==> flow/design.v <==
module multiplier  #(parameter width = 16)
   ( input    signed  [width-1 : 0] multiplicand,
     input    signed  [width-1 : 0] multiplier,   
     output   signed  [2 * width - 1 : 0] product
   ) ;
   assign  product = multiplicand * multiplier ;
endmodule
module  adder  #(parameter width = 32)  
		( input   signed [width-1 : 0] a ,
		  input   signed [width-1 : 0] b , 
		  output  signed [width-1 : 0] sum
		) ;
    assign   sum = a + b ;
endmodule
module accumulator #(parameter width = 32) 
	(input    clk,
     	 input    ena,
         input    reset,
         input	  signed [width - 1 : 0] acc_in,
   	 output   reg signed [width - 1 : 0] acc_out
	) ;
   always @(posedge clk) begin
      if (reset)  acc_out <= 0 ;
      else if (ena) acc_out <= acc_in ;
   end
endmodule
module mac_demo(input    clk, 
           input    reset, 
           input    ena,
   	   input    signed [16-1 : 0] k,
           input    signed [16-1 : 0] x,   
           output   signed [2 * 16 - 1 : 0] acc_out
          ) ;
           wire     signed [2 * 16 - 1 : 0] p ;
           wire     signed [2 * 16 - 1 : 0] acc_in ;
   multiplier  #(.width(16)) mult_0(.multiplicand(k),
                                          .multiplier(x),
                       			  .product(p)
                			  ) ;
   adder     #(.width(2*16)) add_0(.a(p),
                			 .b(acc_out),
                			 .sum(acc_in)
               				) ;
   accumulator  #(.width(2*16))  acc_0(.clk(clk),
                   			     .reset(reset),
                   			     .ena(ena),
                   			     .acc_in(acc_in),
                   			     .acc_out(acc_out)
                   			) ;
endmodule
# == From RTL to reports: mac_demo ==
# Module mac_demo before and after one edit of its RTL, step after step.
# "before" refers to lines of the RTL above, "after" to lines of the edited file.
# "diff" is "after" less "before", of the values as shown; "change_rel_pct" is that difference over "before", in percent.
# Operators carry their Yosys type and port widths (W data, S select, Z words).
# Cell names lack the library's common part.
# A cell with - has no value.
# setup
top,mac_demo
clock_port,clk
lib,sky130hd
pvt_corner,tt_025C_1v80

# == The edit ==
# The edit as a unified diff against the file above.
# The edit is scripted: it alters the design's behaviour and was not made to optimise anything.
# begin of diff
@@ -34,8 +34,11 @@
            wire     signed [2 * 16 - 1 : 0] p ;
            wire     signed [2 * 16 - 1 : 0] acc_in ;
+   wire signed [2 * 16 - 1 : 0] p_m, p_s;
    multiplier  #(.width(16)) mult_0(.multiplicand(k),
                                           .multiplier(x),
-                       			  .product(p)
+                       			  .product(p_m)
                 			  ) ;
+   multiplier  #(.width(16)) mult_0_2 (.multiplicand(~k), .multiplier(x), .product(p_s));
+   assign p = p_m ^ p_s;
    adder     #(.width(2*16)) add_0(.a(p),
                 			 .b(acc_out),
# end of diff

# == Word-level counts ==
# Source: Yosys, flattened and elaborated, memories not mapped. Widths are those after wreduce; folded enables and synchronous resets count as part of the registers. Registers that Yosys merges into a memory's read port (data or address) are not register bits. Print and check cells do not count. Equal cells are merged and count once.
# word_totals
element,before,after,diff,change_rel_pct
register_bits,32,32,0,0.00
output_inout_bits,32,32,0,0.00
# classes
element,before,after,diff,change_rel_pct
n_addsub,1,1,0,0.00
multipliers,1,2,1,100.00
bitwise,0,2,2,-
# op_table
cell,before,after,diff,change_rel_pct
$mul A16 B16 Y32,1,2,1,100.00
$not A16 Y16,0,1,1,-
$xor A32 B32 Y32,0,1,1,-
$add A32 B32 Y32,1,1,0,0.00

# == Longest topological paths ==
# Longest topological path by Yosys (ltp), each cell counted once; first at word level (registers and memories cut), then after technology mapping (sequential cells cut; the memories' decode and read muxes count).
# logic_depth
element,before,after,diff,change_rel_pct
depth_word,2,4,2,100.00
ABC_AREA,0,0,-,-
depth_mapped,25,37,12,48.00
mapped_depth_nobuf,23,36,13,56.52

# == Mapped cells and area ==
# The flow's flattened synthesis, as Yosys stat reports it; memories are mapped. The netlist is that of the ABC_AREA named above (0 if unset); the other value can give another one.
# by_type
cell,before,after,diff,change_rel_pct
inv_1,341,594,253,74.19
fa_1,292,525,233,79.79
nand2b_1,5,132,127,2540.00
nor2b_1,2,129,127,6350.00
ha_1,98,197,99,101.02
xnor2_1,20,106,86,430.00
clkbuf_1,39,104,65,166.67
a21oi_1,27,66,39,144.44
a21o_1,8,37,29,362.50
nor2_1,46,71,25,54.35
xor2_1,12,30,18,150.00
mux2i_1,8,25,17,212.50
o21ai_0,15,28,13,86.67
and2_1,122,134,12,9.84
o21a_1,5,14,9,180.00
nand2_1,145,152,7,4.83
a211oi_2,0,6,6,-
nand3_1,8,13,5,62.50
# Not every row of either side is listed.
# synth_totals
element,before,after,diff,change_rel_pct
cell_count,1305,2482,1177,90.19
yosys_area_mm2,0.012034,0.0226642,0.0106302,88.33
ff_cells,32,32,0,0.00
buf_cells,42,106,64,152.38
# The figures by module come from a second, unflattened synthesis with its own total; it is not the netlist above.
# unflattened
element,before,after,diff,change_rel_pct
hier_cells,1397,2556,1159,82.96
hier_area_mm2,0.012532,0.022942,0.010410,83.07
# Each row is one instance without its submodules.
# modules_before
mod,instances,cells,mod_area_mm2
multiplier (width=16),1,1073,0.0097669
adder (width=32),1,221,0.0016015
accumulator (width=32),1,103,0.0011636
mac_demo,1,0,0
# modules_after
mod,instances,cells,mod_area_mm2
multiplier (width=16),2,1092,0.0099183
adder (width=32),1,221,0.0016015
accumulator (width=32),1,103,0.0011636
mac_demo,1,48,0.0003403

# == Path before layout ==
# Path of least setup slack by OpenSTA after synthesis, without wires, with an ideal clock, recovery checks aside; 20% of the period is set as input and as output delay. Where synthesis merged equal registers, the netlist keeps one of their names.
# synth_path
element,before,after,diff,change_rel_pct
path_kind,input -> register,input -> register,-,-
from,in k[15],in x[1],-,-
to,reg acc_0.acc_out[31],reg acc_0.acc_out[31],-,-
period_ns,7.0,7.0,0.0,0.00
input_delay_ns,1.400,1.400,0.000,0.00
setup_time_ns,0.091,0.071,-0.020,-
launch_ns,1.400,1.400,0.000,0.00
t_arrival_ns,7.000,8.661,1.661,23.73
slack_ns,-0.091,-1.732,-1.641,-
delay_ns,5.691,7.332,1.641,28.84
path_stages,23,32,9,39.13
path_buffers,2,1,-1,-50.00
period_less_setup_slack_ns,7.091,8.732,1.641,23.14
# "delay_ns" = arrival - input delay + setup time.
# "path_stages" counts driving pins, that of a launching flip-flop among them; a cell with two outputs on the path counts twice.
# "period_less_setup_slack_ns" = period - worst setup slack (recovery checks aside). The figure is calculated, with input and output delays left at 20% of the set period.
# The rows between start and end are the longest chain of elaborated cells between them; the timing report does not say that the signal goes this way. Where chains are equally long, one stands for them.
# Each line given opens the expression or statement behind the cell; cells for indexed reads and writes are added by Yosys, which also makes memories of some case tables.
# synth_between_before
cell_sequence,clkbuf_1 -> nand2_1 -> inv_1 -> fa_1 -> inv_1 -> fa_1 -> inv_1 -> fa_1 -> fa_1 -> fa_1 -> inv_1 -> fa_1 -> inv_1 -> ha_1 -> clkbuf_1 -> a21o_1 -> a21oi_1 -> o21bai_1 -> a41o_1 -> nand4_1 -> a21oi_1 -> or3_1 -> a311oi_1
elab_chain_cells,2
# synth_lines_before
element,line,source
start: declaration,30,"input signed [16-1 : 0] k,"
$mul A16 B16 Y32,6,
$add A32 B32 Y32,13,assign   sum = a + b ;
end: assignment,23,if (reset)  acc_out <= 0 ;
end: assignment,24,else if (ena) acc_out <= acc_in ;
end: declaration,20,output reg signed [width - 1 : 0] acc_out
# synth_between_after
cell_sequence,clkbuf_1 -> nand2b_1 -> fa_1 -> fa_1 -> fa_1 -> fa_1 -> inv_1 -> fa_1 -> fa_1 -> ha_1 -> a211oi_1 -> o211ai_1 -> a41o_1 -> a21oi_1 -> nor2_1 -> nor2_1 -> o21ai_0 -> a21o_1 -> a21oi_1 -> xnor2_1 -> xnor2_1 -> ha_1 -> o21a_1 -> nor2_1 -> a311oi_1 -> o221a_2 -> o41ai_4 -> nor2_1 -> a211oi_2 -> xnor2_1 -> or3_1 -> a21oi_1
elab_chain_cells,3
# synth_lines_after
element,line,source
start: declaration,31,"input    signed [16-1 : 0] x,"
$mul A16 B16 Y32,6,
$xor A32 B32 Y32,42,assign p = p_m ^ p_s;
$add A32 B32 Y32,13,assign   sum = a + b ;
end: assignment,23,if (reset)  acc_out <= 0 ;
end: assignment,24,else if (ena) acc_out <= acc_in ;
end: declaration,20,output reg signed [width - 1 : 0] acc_out

# == Worst path after layout ==
# From the final timing report of each run of pair A: the path of least setup slack in the routed layout; clock arrival at registers is part of the times.
# layout_path
element,before,after,diff,change_rel_pct
path_kind,input -> register,input -> register,-,-
from,in x[2],in x[11],-,-
to,reg acc_0.acc_out[31],reg acc_0.acc_out[31],-,-
period_ns,6.89,6.89,0.00,0.00
input_delay_ns,1.38,1.38,0.00,0.00
setup_time_ns,0.09,0.07,-0.02,-
launch_ns,1.38,1.38,0.00,0.00
t_arrival_ns,7.01,8.90,1.89,26.96
slack_ns,0.07,-1.81,-1.88,-
path_stages,23,36,13,56.52
path_buffers,3,5,2,66.67
# The rows between start and end are the longest chain of elaborated cells between them; the timing report does not say that the signal goes this way. Where chains are equally long, one stands for them.
# layout_between_before
cell_sequence,buf_2 -> buf_6 -> and2_4 -> buf_4 -> fa_2 -> inv_2 -> fa_1 -> inv_2 -> fa_1 -> fa_1 -> fa_1 -> inv_2 -> fa_1 -> inv_2 -> ha_4 -> a21o_1 -> a21oi_2 -> o21bai_1 -> a41o_1 -> nand4_1 -> a21oi_2 -> or3_1 -> a311oi_2
elab_chain_cells,2
# layout_lines_before
element,line,source
start: declaration,31,"input    signed [16-1 : 0] x,"
$mul A16 B16 Y32,6,
$add A32 B32 Y32,13,assign   sum = a + b ;
end: assignment,23,if (reset)  acc_out <= 0 ;
end: assignment,24,else if (ena) acc_out <= acc_in ;
end: declaration,20,output reg signed [width - 1 : 0] acc_out
# layout_between_after
cell_sequence,dlygate4sd2_1 -> buf_6 -> buf_4 -> nand2b_4 -> fa_1 -> inv_1 -> ha_1 -> inv_1 -> fa_1 -> inv_2 -> fa_1 -> fa_1 -> inv_2 -> fa_1 -> inv_2 -> ha_4 -> a21o_1 -> a31oi_4 -> a211oi_4 -> o31ai_2 -> nand2b_1 -> buf_4 -> buf_4 -> a31oi_2 -> xnor2_1 -> ha_1 -> a21o_1 -> a21oi_2 -> nand2_1 -> o221a_4 -> o41ai_4 -> nor2_1 -> a211oi_2 -> xnor2_1 -> or3_1 -> a21oi_1
elab_chain_cells,3
# layout_lines_after
element,line,source
start: declaration,31,"input    signed [16-1 : 0] x,"
$mul A16 B16 Y32,6,
$xor A32 B32 Y32,42,assign p = p_m ^ p_s;
$add A32 B32 Y32,13,assign   sum = a + b ;
end: assignment,23,if (reset)  acc_out <= 0 ;
end: assignment,24,else if (ena) acc_out <= acc_in ;
end: declaration,20,output reg signed [width - 1 : 0] acc_out

# == Layout results ==
# Runs of the flow (Yosys, OpenROAD) on both versions; the two runs of a pair have the same settings. The constraints put input and output delay at 20% of the set period each and load the outputs with 0.01 pF.
# flow_settings_pair_A
CORE_UTILIZATION,40
period_ns,6.89
CAP_MARGIN,20
CORE_MARGIN,2
SLEW_MARGIN,20
# results_pair_A
element,before,after,diff,change_rel_pct
yosys.chip_area_mm2,0.012034,0.0226642,0.0106302,88.33
dieArea_mm2,0.0314885,0.0585809,0.0270924,86.04
util_frac,0.505,0.531,0.026,-
fin_ws_ns,0.072,-1.814,-1.886,-
setup_tns_ns,0.000,-24.783,-24.783,-
clock_period_reached_ns,6.818,8.704,1.886,27.66
# flow_settings_pair_B
CELL_PAD_IN_SITES_DETAIL_PLACEMENT,2
CELL_PAD_IN_SITES_GLOBAL_PLACEMENT,2
CORE_MARGIN,9
CORE_UTILIZATION,48
CTS_CLUSTER_DIAMETER,343
CTS_CLUSTER_SIZE,37
HOLD_SLACK_MARGIN,0.05
MIN_ROUTING_LAYER,met2
PLACE_DENSITY_LB_ADDON,0.04
SETUP_SLACK_MARGIN,2.24
SLEW_MARGIN,40
period_ns,11.2
CAP_MARGIN,20
# results_pair_B
element,before,after
yosys.chip_area_mm2,0.012034,-
dieArea_mm2,0.031094,-
util_frac,0.537,-
fin_ws_ns,2.221,-
setup_tns_ns,0.000,-
clock_period_reached_ns,8.979,-
# pair B, after: did not finish, routing stopped with GRT-0232.
# "clock_period_reached_ns": clock period set for the run, less the worst setup slack. It is reckoned from that one timing run; input and output delays stay at 20% of the period that was set.
